==> flow/design.v <==
module fifo_simple #(
  parameter DP = 32,
  parameter DW = 24,
  parameter CUT_READY = 1,
  parameter ZEROOUT_WHENEMPTY = 0
) (
  input               clk,
  input               rst_n,
  input               w_req,
  output              unfull,
  input  [DW-1:0]     data_i,
  input               r_req,
  output              unempty,
  output [DW-1:0]     data_o
);
localparam AW = $clog2(DP);
reg [DW-1:0] mem [0:DP-1];
reg [AW-1:0] wptr;
reg [AW-1:0] rptr;
reg [AW:0]   cnt;
wire do_w = w_req & unfull;
wire do_r = r_req & unempty;
assign unfull  = (cnt != DP);
assign unempty = (cnt != 0);
assign data_o  = (ZEROOUT_WHENEMPTY != 0 && !unempty) ? {DW{1'b0}} : mem[rptr];
always @(posedge clk) begin
  if (do_w)
    mem[wptr] <= data_i;
end
always @(posedge clk) begin
  if (!rst_n) begin
    wptr <= 0;
    rptr <= 0;
    cnt  <= 0;
  end else begin
    if (do_w)
      wptr <= (wptr == DP-1) ? {AW{1'b0}} : wptr + 1'b1;
    if (do_r)
      rptr <= (rptr == DP-1) ? {AW{1'b0}} : rptr + 1'b1;
    case ({do_w, do_r})
      2'b10: cnt <= cnt + 1'b1;
      2'b01: cnt <= cnt - 1'b1;
      default: cnt <= cnt;
    endcase
  end
end
endmodule
module axis_1553_decoder #(
    parameter clock_speed = 20000000,
    parameter sample_rate = 2000000,
    parameter bit_slice_offset = 0,
    parameter invert_data = 0,
    parameter sample_select = 0
  ) 
  (
    input   aclk,
    input   arstn,
    input   parity_set,  
    output reg  [15:0]  m_axis_tdata,
    output reg          m_axis_tvalid,
    output reg  [7:0]   m_axis_tuser,
    input               m_axis_tready,
    input       [1:0]   diff
  );
    localparam integer base_1553_clock_rate = 1000000;
    localparam integer samples_per_mhz = sample_rate / base_1553_clock_rate;
    localparam integer cycles_per_mhz = clock_speed / base_1553_clock_rate;
    localparam integer delay_time = cycles_per_mhz * 4;
    localparam integer samples_to_skip = ((cycles_per_mhz > samples_per_mhz) ? cycles_per_mhz / samples_per_mhz : 0);
    localparam integer round_sample_select = ((sample_select == 0) ? samples_to_skip/2 : sample_select % samples_to_skip);
    localparam integer bit_rate_per_mhz = samples_per_mhz;
    localparam integer round_bit_slice_offset = ((cycles_per_mhz > samples_per_mhz) ? ((bit_slice_offset == 0) ? bit_rate_per_mhz/4 : bit_slice_offset % bit_rate_per_mhz) : 0);
    localparam integer sync_pulse_len = bit_rate_per_mhz * 3;
    localparam integer bits_per_trans = 20;
    localparam integer synth_bits_per_trans = (bits_per_trans*bit_rate_per_mhz);
    localparam diff_wait    = 5'h01;
    localparam data_cap     = 5'h03;
    localparam data_reduce  = 5'h07;
    localparam parity_gen   = 5'h0F;
    localparam trans        = 5'h1F;
    localparam error        = 5'h00;
    localparam [sync_pulse_len-1:0]sync_cmd_stat = {{sync_pulse_len/2{1'b0}}, {sync_pulse_len/2{1'b1}}};
    localparam [sync_pulse_len-1:0]sync_data     = {{sync_pulse_len/2{1'b1}}, {sync_pulse_len/2{1'b0}}};
    localparam cmd_data = 3'b010;
    localparam cmd_cmnd = 3'b100;
    localparam [(bit_rate_per_mhz)-1:0]bit_pattern = {{bit_rate_per_mhz/2{1'b1}}, {bit_rate_per_mhz/2{1'b0}}};
    localparam [synth_bits_per_trans-1:0]synth_clk = {bits_per_trans{bit_pattern}};
    integer bit_slice_index;
    reg [synth_bits_per_trans-1:0] reg_data;
    reg parity_bit;
    reg delay_bit;
    reg [4:0]  state;
    reg [15:0] data;
    reg [7:0]  cmd;
    reg [1:0]  p_diff;
    reg [clogb2(samples_to_skip):0]        skip_counter;
    reg [clogb2(delay_time)-1:0]           pause_counter;
    reg [clogb2(synth_bits_per_trans)-1:0] trans_counter;
    always @(posedge aclk) begin
      if(arstn == 1'b0) begin
        pause_counter <= delay_time-1;
      end else begin
        case (state)
          data_cap, diff_wait: begin
            pause_counter <= delay_time-1;
            if(diff[0] == diff[1]) begin
              pause_counter <= pause_counter - 1;
              if(pause_counter == 0) begin
                pause_counter <= 0;
              end
            end
          end
          default:
            pause_counter <= delay_time-1;
        endcase
      end
    end
    always @(posedge aclk) begin
      if(arstn == 1'b0) begin
        m_axis_tdata  <= 0;
        m_axis_tvalid <= 0;
        m_axis_tuser  <= 0;
      end else begin
        m_axis_tdata <= m_axis_tdata;
        m_axis_tvalid<= m_axis_tvalid;
        m_axis_tuser <= m_axis_tuser;
        case (state)
                  trans: begin
            m_axis_tdata  <= data;
            m_axis_tuser  <= cmd;
            m_axis_tvalid <= 1'b1;
          end
                          default: begin
            if(m_axis_tready == 1'b1) begin
              m_axis_tdata  <= 0;
              m_axis_tvalid <= 0;
              m_axis_tuser  <= 0;
            end
          end
          endcase
      end
    end
    always @(posedge aclk) begin
      if(arstn == 1'b0) begin
        state           <= error;
        data            <= 0;
        cmd             <= 0;
        parity_bit      <= 0;
        delay_bit       <= 0;
            end else begin
        case (state)
          diff_wait: begin
            state <= diff_wait;
            cmd           <= 0;
            data          <= 0;
            parity_bit    <= 0;
            delay_bit     <= 0;
            if(pause_counter == 0) begin
              delay_bit <= 1'b1;
            end
            if((diff[0] ^ diff[1]) && (skip_counter == 0)) begin
              state <= data_cap;
            end
          end
          data_cap: begin
            state <= data_cap;
                                if(trans_counter == 0) begin
              if(reg_data[synth_bits_per_trans-1:synth_bits_per_trans-sync_pulse_len] == sync_cmd_stat) begin
                state <= data_reduce;
                cmd[7:5] <= cmd_cmnd;
              end
              if(reg_data[synth_bits_per_trans-1:synth_bits_per_trans-sync_pulse_len] == sync_data) begin
                state <= data_reduce;
                cmd[7:5] <= cmd_data;
              end
            end
                      if(pause_counter == 0) begin
              state <= diff_wait;
              cmd   <= 0;
            end
          end
          data_reduce: begin
            state <= parity_gen;
            for(bit_slice_index = 0; bit_slice_index < 16; bit_slice_index = bit_slice_index + 1) begin
              data[bit_slice_index] <= (invert_data > 0 ? ~reg_data[bit_rate_per_mhz*(bit_slice_index+1)+round_bit_slice_offset] : reg_data[bit_rate_per_mhz*(bit_slice_index+1)+round_bit_slice_offset]);
            end
            parity_bit <= (invert_data > 0 ? ~reg_data[round_bit_slice_offset] : reg_data[round_bit_slice_offset]);
            cmd[1] <= (invert_data > 0 ? 1'b1 : 1'b0);
            cmd[2] <= delay_bit;
          end
          parity_gen: begin
            state <= trans;
            cmd[0] <= ~(~(^data) ^ parity_bit ^ parity_set);
          end
          trans:
            state <= diff_wait;
          default:
            state <= diff_wait;
        endcase
      end
    end
    always @(posedge aclk) begin
      if(arstn == 1'b0) begin
        p_diff        <= 2'b11;
        skip_counter  <= 0;
      end else begin
        p_diff <= diff;
        case (state)
          diff_wait, data_cap: begin
            skip_counter <= (samples_to_skip == 0 ? 0 : (skip_counter + 1) % samples_to_skip);          if((state == diff_wait) && (diff[0] == diff[1])) begin
              skip_counter <= skip_counter;
            end
            if((pause_counter == 0) && (diff[0] == diff[1])) begin
              skip_counter <= 0;
            end
            if((p_diff[0] == 0) && (diff[0] == 1)) begin
              skip_counter <= 0;
            end
            if((p_diff[1] == 0) && (diff[1] == 1)) begin
              skip_counter <= 0;
            end
          end
          error: begin
            p_diff        <= 2'b11;
            skip_counter  <= 0;
          end
          default: begin
            skip_counter <= (samples_to_skip == 0 ? 0 : (skip_counter + 1) % samples_to_skip);
          end
        endcase
      end
    end
      always @(posedge aclk) begin
      if(arstn == 1'b0) begin
        reg_data      <= synth_clk;
        trans_counter <= synth_bits_per_trans-1;
      end else begin
        case (state)
                  data_cap: begin
            if(skip_counter == round_sample_select) begin
              reg_data <= {reg_data[synth_bits_per_trans-2:0], p_diff[0]};
              trans_counter <= trans_counter - 1;
            end
            if((pause_counter == 0) && (diff[0] == diff[1])) begin
              reg_data <= synth_clk;
            end
            if(trans_counter == 0) begin
              trans_counter <= 0;
            end
          end
          trans: begin
            reg_data      <= synth_clk;
            trans_counter <= synth_bits_per_trans-1;
          end
          error: begin
            reg_data      <= synth_clk;
            trans_counter <= synth_bits_per_trans-1;
          end
          default: begin
            trans_counter <= synth_bits_per_trans-1;
          end
        endcase
      end
    end
    function integer clogb2;
      input [31:0] value;
      begin
          value = value - 1;
          for (clogb2 = 0; value > 0; clogb2 = clogb2 + 1) begin
              value = value >> 1;
          end
      end
    endfunction
endmodule
module axis_1553_encoder #(
    parameter clock_speed = 2000000,
    parameter sample_rate = 2000000
) 
(
    input aclk,
    input arstn,
    input parity_set,  
    input   [15:0]  s_axis_tdata,
    input           s_axis_tvalid,
    input   [7:0]   s_axis_tuser,
    output          s_axis_tready,
    output  reg [1:0]   diff,
    output  reg         en_diff
);
    localparam integer base_1553_clock_rate = 1000000;
    localparam integer samples_per_mhz = sample_rate / base_1553_clock_rate;
    localparam integer cycles_per_mhz = clock_speed / base_1553_clock_rate;
    localparam integer samples_to_skip = ((cycles_per_mhz > samples_per_mhz) ? cycles_per_mhz / samples_per_mhz - 1 : 0); 
    localparam integer bit_rate_per_mhz = samples_per_mhz;
    localparam integer delay_time = cycles_per_mhz * 4;
    localparam integer sync_pulse_len = bit_rate_per_mhz * 3;
    localparam integer bits_per_trans = 20;
    localparam integer synth_bits_per_trans = (bits_per_trans*bit_rate_per_mhz);
    localparam [(bit_rate_per_mhz)-1:0]bit_pattern = {{bit_rate_per_mhz/2{1'b1}}, {bit_rate_per_mhz/2{1'b0}}};
    localparam [synth_bits_per_trans-1:0]synth_clk = {bits_per_trans{bit_pattern}};
    localparam data_cap     = 3'd1;
    localparam data_invert  = 3'd2;
    localparam parity_gen   = 3'd3;
    localparam process_data = 4;
    localparam pause_ck     = 3'd5;
    localparam trans        = 3'd6;
    localparam error        = 3'd0;
    localparam [sync_pulse_len-1:0]sync_cmd_stat = {{sync_pulse_len/2{1'b0}}, {sync_pulse_len/2{1'b1}}};
    localparam [sync_pulse_len-1:0]sync_data     = {{sync_pulse_len/2{1'b1}}, {sync_pulse_len/2{1'b0}}};
    localparam cmd_data = 3'b010;
    localparam cmd_cmnd = 3'b100;
    localparam enable_diff_output = 1'b1;
    integer xor_index;
    integer cycle_index;
    reg [synth_bits_per_trans-1:0]reg_data;
    reg parity_bit;
    reg [2:0]  state;
    reg [15:0] data;
    reg [15:0] r_data;
    reg [7:0]  cmd;
    reg [clogb2(samples_to_skip):0]         skip_counter;
    reg [clogb2(delay_time)-1:0]            pause_counter;
    reg [clogb2(synth_bits_per_trans)-1:0]  trans_counter;
    reg [clogb2(synth_bits_per_trans)-1:0]  prev_trans_counter;
    assign s_axis_tready = (state == data_cap ? arstn : 0);
    always @(posedge aclk) begin
      if(arstn == 1'b0) begin
        pause_counter <= delay_time-1;
      end else begin
        case (state)
          trans:
            pause_counter <= delay_time-1;
          default: begin
            pause_counter <= pause_counter - 1;
            if(pause_counter == 0) begin
              pause_counter <= 0;
            end
          end
        endcase
      end
    end
    always @(posedge aclk) begin
      if(arstn == 1'b0) begin
        data        <= 0;
        cmd         <= 0;
      end else begin
        case (state)
          data_cap: begin
            if(s_axis_tvalid == 1'b1) begin
              data <= s_axis_tdata;
              cmd  <= s_axis_tuser;
            end
          end
          trans: begin
            data <= 0;
            cmd  <= 0;
          end
          default:begin
            data <= data;
            cmd  <= cmd;
          end
        endcase
      end
    end
    always @(posedge aclk) begin
      if(arstn == 1'b0) begin
        state       <= error;
        parity_bit  <= 0;
        reg_data    <= synth_clk;
      end else begin
        case (state)
          data_cap: begin
            state <= data_cap;
            reg_data <= synth_clk;
            parity_bit <= 0;
            r_data     <= 0;
            if(s_axis_tvalid == 1'b1) begin
              state <= data_invert;
            end
          end
          data_invert: begin
            state <= parity_gen;
            r_data <= data;
            if(cmd[1] == 1'b1) begin
              r_data <= ~data;
            end
          end
          parity_gen: begin
            state <= process_data;
            parity_bit <= (^r_data) ^ parity_set;
          end
          process_data: begin
            state <= pause_ck;
            if(cmd[2] == 1'b0) begin
                state <= trans;
            end
            case (cmd[7:5])
              cmd_data:
                reg_data[synth_bits_per_trans-1:synth_bits_per_trans-sync_pulse_len] <= sync_data;
              cmd_cmnd:
                reg_data[synth_bits_per_trans-1:synth_bits_per_trans-sync_pulse_len] <= sync_cmd_stat;
              default:
                reg_data[synth_bits_per_trans-1:synth_bits_per_trans-sync_pulse_len] <= 0;
            endcase
            reg_data[bit_rate_per_mhz-1:0] <= reg_data[bit_rate_per_mhz-1:0] ^ {bit_rate_per_mhz{parity_bit}} ^ {bit_rate_per_mhz{cmd[0]}};
            for(xor_index = 0; xor_index < 16; xor_index = xor_index + 1) begin
              for(cycle_index = (bit_rate_per_mhz*xor_index)+(bit_rate_per_mhz); cycle_index < (bit_rate_per_mhz*xor_index)+(bit_rate_per_mhz*2); cycle_index = cycle_index + 1)
                reg_data[cycle_index] <= reg_data[cycle_index] ^ r_data[xor_index];
            end
          end
          pause_ck: begin
            state <= pause_ck;
            if(pause_counter == 0) begin
              state <= trans;
            end
          end
          trans: begin
            state <= trans;
            if((trans_counter == 0) && (prev_trans_counter == 0) && (skip_counter == samples_to_skip)) begin
              state <= data_cap;
            end
          end
          default:
            state <= data_cap;
        endcase
      end
    end
    always @(posedge aclk) begin
      if(arstn == 1'b0) begin
        diff                <= 0;
        en_diff             <= ~enable_diff_output;
        trans_counter       <= synth_bits_per_trans-1;
        prev_trans_counter  <= synth_bits_per_trans-1;
      end 
      else begin
        prev_trans_counter <= trans_counter;
        case (state)
          trans: begin
            skip_counter <= skip_counter + 1;
            en_diff <= enable_diff_output;
            diff[0] <= reg_data[trans_counter];
            diff[1] <= ~reg_data[trans_counter];
            if(skip_counter == samples_to_skip) begin
              trans_counter <= trans_counter - 1;
              skip_counter <= 0;
            end
                      if(trans_counter == 0) begin
              trans_counter <= 0;
            end
          end
          default: begin
                      diff                <= 0;
            skip_counter        <= 0;
            en_diff             <= ~enable_diff_output;
            trans_counter       <= synth_bits_per_trans-1;
            prev_trans_counter  <= synth_bits_per_trans-1;
          end
          endcase
      end
    end
    function integer clogb2;
      input [31:0] value;
      begin
          value = value - 1;
          for (clogb2 = 0; value > 0; clogb2 = clogb2 + 1) begin
              value = value >> 1;
          end
      end
    endfunction
endmodule
module Core_1553B
(
  input clk,
  input rst_n,
  input parity_set,
  input  r_fifo_rd,
  output r_fifo_unempty,
  output [23:0] r_fifo_data,
  input  w_fifo_wd,
  output w_fifo_unfull,
  input  [23:0] w_fifo_data,
  input  [1:0] rx_1553,
  output [1:0] tx_1553,
  output en_tx_1553
);
wire [15:0]   m1553_decoder_data;
wire          m1553_decoder_valid;
wire [ 7:0]   m1553_decoder_user;
wire          m1553_decoder_ready;
wire [15:0]   m1553_encoder_data;
wire          m1553_encoder_valid;
wire [ 7:0]   m1553_encoder_user;
wire          m1553_encoder_ready;
axis_1553_decoder mil1553_decoder (
  .aclk(clk),
  .arstn(rst_n),
  .parity_set   (parity_set),
  .m_axis_tdata(m1553_decoder_data),
  .m_axis_tvalid(m1553_decoder_valid),
  .m_axis_tuser(m1553_decoder_user),
  .m_axis_tready(m1553_decoder_ready),
  .diff(rx_1553)
);
fifo_simple #(
  .DP           (32),
  .DW           (16+8),
  .CUT_READY    (1),
  .ZEROOUT_WHENEMPTY  (0)
) decoder_fifo (
  .clk        (clk),
  .rst_n      (rst_n),
  .w_req      (m1553_decoder_valid),
  .unfull     (m1553_decoder_ready),
  .data_i     ({m1553_decoder_user, m1553_decoder_data}),
  .r_req      (r_fifo_rd),
  .unempty    (r_fifo_unempty),
  .data_o     (r_fifo_data)
);
axis_1553_encoder mil1553_encoder (
  .aclk(clk),
  .arstn(rst_n),
  .parity_set   (parity_set),
  .s_axis_tdata(m1553_encoder_data),
  .s_axis_tvalid(m1553_encoder_valid),
  .s_axis_tuser(m1553_encoder_user),
  .s_axis_tready(m1553_encoder_ready),
  .diff(tx_1553),
  .en_diff(en_tx_1553)
);
fifo_simple #(
  .DP           (32),
  .DW           (16+8),
  .CUT_READY    (1),
  .ZEROOUT_WHENEMPTY  (0)
) encoder_fifo (
  .clk        (clk),
  .rst_n      (rst_n),
  .w_req      (w_fifo_wd),
  .unfull     (w_fifo_unfull),
  .data_i     (w_fifo_data),
  .r_req      (m1553_encoder_ready),
  .unempty    (m1553_encoder_valid),
  .data_o     ({m1553_encoder_user, m1553_encoder_data})
);
endmodule
module APB_Slave_Interface#(
    parameter DATAWIDTH = 32,
    parameter REGSNUM = 8
)(
    APB_CLK,
    APB_RESETn,
    APB_RDATA,
    APB_READY,
    APB_SLVERR,
    APB_STRB,
    APB_PROT,
    APB_ADDR,
    APB_ENABLE,
    APB_WRITE,
    APB_WDATA,
    APB_SEL,
    RegsDataOut,
    RegsDataIn,
    beWrdOut,
    beReadOut,
    RegsAddrOut
);
function integer clogb2( 
    input integer data
);
begin
    if(data == 0)
        clogb2 = 1;
    else if(data != 0)
        for(clogb2 = 0; data > 0;clogb2 = clogb2 + 1)
            data = data >> 1;
end
endfunction
localparam REGS_ADDRWIDTH = clogb2(REGSNUM-1);
localparam ADDR_LSB = (DATAWIDTH/32) + 1;
localparam APB_STRB_WIDTH = (DATAWIDTH<=32) ? 4 : 8;
input                               APB_CLK;
input                               APB_RESETn;
output       [DATAWIDTH-1 : 0]      APB_RDATA;
output                              APB_READY;
output                              APB_SLVERR;
input wire  [APB_STRB_WIDTH-1 : 0]  APB_STRB;
input wire  [2 : 0]                 APB_PROT;
input wire                          APB_ENABLE;
input wire                          APB_WRITE;
input wire  [DATAWIDTH-1 : 0]       APB_WDATA;
input wire  [DATAWIDTH-1 : 0]       APB_ADDR;
input wire                          APB_SEL;
output wire [DATAWIDTH*REGSNUM-1 : 0]  RegsDataOut;
input wire  [DATAWIDTH*REGSNUM-1 : 0]  RegsDataIn;
output reg                              beWrdOut;
output reg                              beReadOut;
output reg  [REGS_ADDRWIDTH-1 : 0]      RegsAddrOut;
wire        [REGS_ADDRWIDTH-1 : 0]      regsAddr;
assign regsAddr = APB_ADDR[REGS_ADDRWIDTH+ADDR_LSB-1 : ADDR_LSB];
reg [DATAWIDTH-1 : 0] APB_RDATA_R;
reg APB_READY_R;
reg APB_SLVERR_R;
assign APB_RDATA = APB_RDATA_R;
assign APB_READY = APB_READY_R;
assign APB_SLVERR = APB_SLVERR_R;
reg [DATAWIDTH-1 : 0] DeviceRegs [REGSNUM-1 : 0];
wire [DATAWIDTH-1:0] DeviceRegs_r [REGSNUM-1 : 0];
genvar i;
generate
    for(i=0; i<REGSNUM; i = i+1) begin: link_regs
        assign RegsDataOut[(i+1)*DATAWIDTH-1 : i*DATAWIDTH] = DeviceRegs[i];
        assign DeviceRegs_r[i] = RegsDataIn[(i+1)*DATAWIDTH-1 : i*DATAWIDTH];
    end
endgenerate
localparam First  = 2'd0;
localparam Second = 2'd1;
localparam Third  = 2'd2;
reg [1 : 0] APBState;
integer k;
always @(posedge APB_CLK or negedge APB_RESETn )
begin
    if (!APB_RESETn) begin
        APBState <= First;
        APB_RDATA_R <= 0;
        APB_READY_R <= 0;
        APB_SLVERR_R <= 0;
        RegsAddrOut <= 0;
        beWrdOut <= 0;
        beReadOut <= 0;
        for(k=0; k<REGSNUM; k=k+1)begin
            DeviceRegs[k] <= 0;
        end
    end
    else begin
        case(APBState)
            First: begin
                if(APB_SEL && (regsAddr < REGSNUM)) begin
                    RegsAddrOut <= regsAddr;
                    APBState <= Second;
                end
            end
            Second: begin
                if(APB_ENABLE) begin
                    if(APB_WRITE) begin
                        beWrdOut <= 1;
                        DeviceRegs[regsAddr] <= APB_WDATA;
                    end
                    else begin
                        beReadOut <= 1;
                        APB_RDATA_R <= DeviceRegs_r[RegsAddrOut];
                    end
                    APB_READY_R <= 1;
                    APB_SLVERR_R <= 0;
                    APBState <= Third;
                end
            end
            Third: begin
                APB_READY_R <= 0;
                APB_SLVERR_R <= 0;
                beWrdOut <= 0;
                beReadOut <= 0;
                APBState <= First;
            end
            default: APBState <= First;
        endcase
    end
end
endmodule
module Top_1553B_APB
(
  APB_CLK,
  APB_RESETn,
  APB_RDATA,
  APB_READY,
  APB_SLVERR,
  APB_STRB,
  APB_PROT, 
  APB_ADDR,
  APB_ENABLE,
  APB_WRITE,
  APB_WDATA,
  APB_SEL,
  rx0_1553,
  tx0_1553,
  tx0_en,
  rx1_1553,
  tx1_1553,
  tx1_en
);
localparam DATAWIDTH = 32;
localparam APB_STRB_WIDTH = 8;
localparam REGSNUM = 8;
localparam REGS_ADDRWIDTH = 3;
input                               APB_CLK;
input                               APB_RESETn;
output [DATAWIDTH-1 : 0]            APB_RDATA;
output                              APB_READY;
output                              APB_SLVERR;
input  [APB_STRB_WIDTH-1 : 0]       APB_STRB;
input  [2 : 0]                      APB_PROT;
input  [DATAWIDTH-1 : 0]            APB_ADDR;
input                               APB_ENABLE;
input                               APB_WRITE;
input  [DATAWIDTH-1 : 0]            APB_WDATA;
input                               APB_SEL;
input     [1:0] rx0_1553;
output    [1:0] tx0_1553;
output    tx0_en;
input     [1:0] rx1_1553;
output    [1:0] tx1_1553;
output    tx1_en;
wire [DATAWIDTH*REGSNUM-1 : 0]    RegsDataOut;
wire [DATAWIDTH*REGSNUM-1 : 0]    RegsDataIn;
wire                              beWrdOut;
wire                              beReadOut;
wire [REGS_ADDRWIDTH-1 : 0]       RegsAddrOut;
APB_Slave_Interface#(
    .DATAWIDTH  (DATAWIDTH),
    .REGSNUM    (REGSNUM)
)APB_Inter_inst(
    .APB_CLK(APB_CLK),
    .APB_RESETn(APB_RESETn),
    .APB_RDATA(APB_RDATA),
    .APB_READY(APB_READY),
    .APB_SLVERR(APB_SLVERR),
    .APB_STRB(APB_STRB),
    .APB_PROT(APB_PROT), 
    .APB_ADDR(APB_ADDR),
    .APB_ENABLE(APB_ENABLE),
    .APB_WRITE(APB_WRITE),
    .APB_WDATA(APB_WDATA),
    .APB_SEL(APB_SEL),
    .RegsDataOut (RegsDataOut),
    .RegsDataIn  (RegsDataIn),
    .beWrdOut    (beWrdOut),
    .beReadOut   (beReadOut),
    .RegsAddrOut (RegsAddrOut)
);
wire [DATAWIDTH-1:0] rxreg_one_read;
assign RegsDataIn[3*DATAWIDTH-1 : 2*DATAWIDTH]= rxreg_one_read;
wire rxreg_one_read_sel = beReadOut & (RegsAddrOut == 2);
assign rxreg_one_read[30:24] = 0;
wire [DATAWIDTH-1:0] txreg_one_write = RegsDataOut[4*DATAWIDTH-1 : 3*DATAWIDTH];
wire txreg_one_write_sel = beWrdOut & (RegsAddrOut == 3);
wire [DATAWIDTH-1:0] txreg_one_read;
assign RegsDataIn[4*DATAWIDTH-1 : 3*DATAWIDTH] = txreg_one_read;
assign txreg_one_read[31:1] = 0;
assign RegsDataIn[2*DATAWIDTH-1 : 0] = 0;
assign RegsDataIn[DATAWIDTH*REGSNUM-1 : 4*DATAWIDTH] = 0;
assign tx1_1553 = 2'b00;
assign tx1_en = 1'b0;
Core_1553B CoreOne_inst
(
  .clk              (APB_CLK),
  .rst_n            (APB_RESETn),
  .parity_set       (1'b0),
  .r_fifo_rd        (rxreg_one_read_sel),
  .r_fifo_unempty   (rxreg_one_read[31]),
  .r_fifo_data      (rxreg_one_read[23:0]),
  .w_fifo_wd        (txreg_one_write_sel),
  .w_fifo_unfull    (txreg_one_read[0]),
  .w_fifo_data      (txreg_one_write[23:0]),
  .rx_1553          (rx0_1553),
  .tx_1553          (tx0_1553),
  .en_tx_1553       (tx0_en)
);
endmodule
---- Tool chain data of Top_1553B_APB ----
Tool output for the design above, in the order of the flow.
Lines are those of the file above, counted from 1.
Operators: Yosys type, input widths -> output width; for muxes data width and select width s.
Cell names lack the library's common part.
A cell with n/a has no value.
inputs
  top module .............................. Top_1553B_APB
  clock input ............................. APB_CLK
  library ................................. sky130hd
  corner .................................. tt_025C_1v80

---- Elaborated design ----
Yosys after proc, flatten, opt, wreduce and memory -nomap, before mapping. Print and check cells are not counted.
Memory sizes are those after Yosys's memory passes, which may raise the word count (mostly to a power of two), join words into wider ones and drop unused or constant bits.
storage and ports
  input port bits ......................... 84
  register bits after elaboration ......... 348
  output and inout port bits .............. 40
  bits in writable memories ............... 1536
  elaborated cells ........................ 367
  word width x clocked read ports ......... 48
  memories kept ........................... 2
memories
  memory                         words  width  rd ports  write ports  RTL line  source
  CoreOne_inst.decoder_fifo.mem  32     24     1         1            17        reg [DW-1:0] mem [0:DP-1];
  CoreOne_inst.encoder_fifo.mem  32     24     1         1            17
operators by class
  shift-type cells ........................ 1
  eq/ne operators ......................... 47
  magnitude comparators ................... 1
  multiplexer cells ....................... 134
  reductions and logical operators ........ 66
  add/sub/neg operators ................... 14
  div/mod/pow operators ................... 1
  bitwise operators ....................... 54
operator list
  operator               number
  $mod 32x4->32 const B  1
  $pmux 1 s2             55
  $pmux 32 s3            1
  $pmux 40 s2            1
  $mux 40                2
  $mux 5                 14
  $pmux 16 s2            2
  $mux 16                4
  $mux 24                2
  $pmux 6 s2             4
  $shiftx 40x6->1        1
  $xor 1x1->1            34
  $add 33x1->33 const B  1
  $logic_not 33->1       1
  $reduce_xor 16->1      2
  $mux 3                 10
  $reduce_bool 2->1      14
  $eq 5x5->1 const B     5
  $reduce_and 2->1       12
  $eq 3x3->1 const B     8
  $sub 6x1->6 const B    4
  $mux 8                 3
  $mux 6                 4
  $add 5x1->5 const B    4
  $pmux 5 s4             1
  $eq 3x2->1 const B     6
  $logic_not 6->1        3
  $pmux 3 s6             1
Other operator kinds: 46; their cells: 118.

---- Longest topological paths ----
Yosys ltp: most cells in a row. Word level: on the elaborated netlist, between registers, memories and ports. Mapped: between sequential cells and ports; inverters and the memories' decode and read muxes count.
depth
  depth after elaboration ................. 7
  ABC_AREA ................................ 1
  gate-level depth with buffers ........... 20
  depth with buffers taken out ............ 19

---- After synthesis ----
The flow's flattened synthesis, as Yosys stat reports it; memories are mapped. The netlist is that of the ABC_AREA named above (0 if unset); the other value can give another one.
The area totals of this step are shown rounded.
cells by type
  cell      number  total area (um2)
  edfxtp_1  1393    4.18E+04
  dfxtp_1   236     4.72E+03
  nand2_1   829     3.11E+03
  a21oi_1   603     3.02E+03
  o21ai_0   420     2.1E+03
  mux2i_1   176     1761.69
  o211ai_1  188     1.41E+03
  inv_1     374     1.4E+03
  dfrtp_1   51      1.28E+03
  nand3_1   245     1.23E+03
  nor2_1    237     889.603
  clkbuf_1  178     668.141
  buf_2     104     520.499
  ha_1      39      487.968
  o311ai_0  41      359.094
  xor2_1    38      332.819
  nor3_1    57      285.274
  a22oi_1   36      270.259
Not listed: further types 54, cells in them 411.
synthesis totals
  cells in the netlist .................... 5656
  mapped flip-flops ....................... 1681
  buffer cells ............................ 356
  cell area after synthesis ............... 0.0688 mm2
  sequential part of the area ............. 0.0479 mm2

---- Path before layout ----
Source: OpenSTA report_checks on the synthesized netlist (no wires, ideal clock, input and output delay 20% of the period each), path of least setup slack; recovery checks are left aside. Register names are those of the netlist, which keeps one name where synthesis merged equal registers.
timing path post-synthesis
  path kind ............................... in2reg
  start ................................... input port APB_RESETn
  end ..................................... register CoreOne_inst.mil1553_encoder.r_data[0]
  launch time at the first pin ............ 2.000 ns
  driving pins on the path ................ 4
  period .................................. 10.0 ns
  library setup time ...................... 0.411 ns
  required time ........................... 9.589 ns
  setup slack ............................. 5.807 ns
  input delay ............................. 2.000 ns
  data arrival time ....................... 3.782 ns
  buffers on the path ..................... 2
  path delay .............................. 2.193 ns
  synthesis period reached ................ 4.193 ns
"path delay" = arrival - input delay + setup time.
"driving pins on the path": output pins that drive a net of the path, with the launching flip-flop's if there is one; two outputs of one cell count as two.
"synthesis period reached" is the clock period less the worst setup slack; recovery checks do not enter. This is arithmetic on one report: input and output delays are still those of the set period (20% each).
Between the ends stands the longest chain of elaborated cells between them, by number of cells; it is not shown to be the way that was timed. Of several equally long chains one is given.
A line is the first line of the expression or statement that the cell stems from. Yosys adds cells for indexed reads and writes and turns some case tables into memories.
At most two assigning lines are given for a register; there are more.
on the way, post-synthesis
  path through ............................ clkbuf_1 > clkinv_1 > clkbuf_1 > o21ai_0
  length of the longest elaborated chain .. 1
  elaborated cells on any way between the ends .. 1
  source lines of those cells ............. 0
  those cells by class .................... 1 x reduce/logical
RTL lines, path post-synthesis
  element           RTL line  source
  start, declared   696       input                               APB_RESETn;
  $reduce_and 2->1  n/a
  end, assigned     383       r_data <= data;
  end, assigned     385       r_data <= ~data;
  end, declared     319       reg [15:0] r_data;

---- Path in the finished layout ----
Path of least setup slack in the final report of flow run 1 (OpenROAD, finished layout, wires in). Where an end is a register, its clock arrival counts in the times.
timing path post-layout
  path kind ............................... reg2reg
  start ................................... register CoreOne_inst.encoder_fifo.cnt[0]
  end ..................................... register CoreOne_inst.encoder_fifo.cnt[5]
  library setup time ...................... 0.10 ns
  required time ........................... 7.28 ns
  period .................................. 6.64 ns
  data arrival time ....................... 4.45 ns
  driving pins on the path ................ 16
  launch time at the first pin ............ 0.75 ns
  setup slack ............................. 2.83 ns
  buffers on the path ..................... 0
Between the ends stands the longest chain of elaborated cells between them, by number of cells; it is not shown to be the way that was timed. Of several equally long chains one is given.
At most two assigning lines are given for a register; there are more.
on the way, post-layout
  path through ............................ dfxtp_1 > nor4_1 > nand3_1 > nand2_1 > inv_1 > nand2_1 > ha_1 > ha_1 > a21oi_1 > and2_1 > o21bai_1 > a21oi_1 > o21ai_0 > a21o_1 > o21ai_0 > a21oi_1
  length of the longest elaborated chain .. 4
  elaborated cells on any way between the ends .. 10
  source lines of those cells ............. 7
  those cells by class .................... 2 x add/sub; 3 x eq/ne; 1 x mux; 2 x logic; 2 x reduce/logical
RTL lines, path post-layout
  element            RTL line  source
  start, declared    20        reg [AW:0]   cnt;
  start, assigned    41        2'b10: cnt <= cnt + 1'b1;
  start, assigned    42        2'b01: cnt <= cnt - 1'b1;
  $reduce_bool 6->1  24        assign unempty = (cnt != 0);
  $and 1x1->1        22        wire do_r = r_req & unempty;
  $eq 2x1->1         40        case ({do_w, do_r})
  $pmux 6 s2         40
  end, assigned      41
  end, assigned      42
  end, declared      20

==> results <==
Top module Top_1553B_APB; platform sky130hd; tools Yosys and OpenROAD; 2 stored runs in no particular order. Input and output delays are each 20% of the period that was set; the output load is 0.01 pF.
"critical path time" = time allowed to the worst setup path (clock period - input delay - output delay, where it has them) - its slack; a late launch clock adds to it, a late capture clock takes from it.
The results are shown rounded.

---- flow run 1 ----
settings
  ABC_AREA = 1
  CAP_MARGIN = 35
  CELL_PAD_IN_SITES_DETAIL_PLACEMENT = 0
  CELL_PAD_IN_SITES_GLOBAL_PLACEMENT = 1
  CORE_ASPECT_RATIO = 1.72
  CORE_UTILIZATION = 35
  CTS_CLUSTER_DIAMETER = 311
  CTS_CLUSTER_SIZE = 17
  GPL_ROUTABILITY_DRIVEN = 0
  MAX_ROUTING_LAYER = met5
  MIN_ROUTING_LAYER = met2
  PLACE_DENSITY = 0.49
  TNS_END_PERCENT = 40
  period_ns = 6.64
  CORE_MARGIN = 2
  SLEW_MARGIN = 20
results
  mapped cell area after synthesis ........ 0.0688 mm2
  die area ................................ 0.2 mm2
  post-layout utilization ................. 39.0%
  setup slack of the worst path ........... 2.83 ns
  setup TNS ............................... 0.000 ns
  worst-case hold slack ................... 0.462 ns
  critical path time ...................... 3.81 ns
  worst setup path kind ................... reg2reg

---- flow run 2 ----
settings
  ABC_AREA = 1
  CORE_ASPECT_RATIO = 1.74
  CORE_MARGIN = 5
  CTS_CLUSTER_DIAMETER = 262
  CTS_CLUSTER_SIZE = 68
  HOLD_SLACK_MARGIN = 0.08
  PLACE_DENSITY_LB_ADDON = 0.19
  SLEW_MARGIN = 40
  TNS_END_PERCENT = 65
  period_ns = 10.0
  CAP_MARGIN = 20
  CORE_UTILIZATION = 40
results
  mapped cell area after synthesis ........ 0.0688 mm2
  die area ................................ 0.181 mm2
  post-layout utilization ................. 42.9%
  setup slack of the worst path ........... 5.36 ns
  setup TNS ............................... 0.000 ns
  worst-case hold slack ................... 0.471 ns
  critical path time ...................... 2.64 ns
  worst setup path kind ................... in2reg
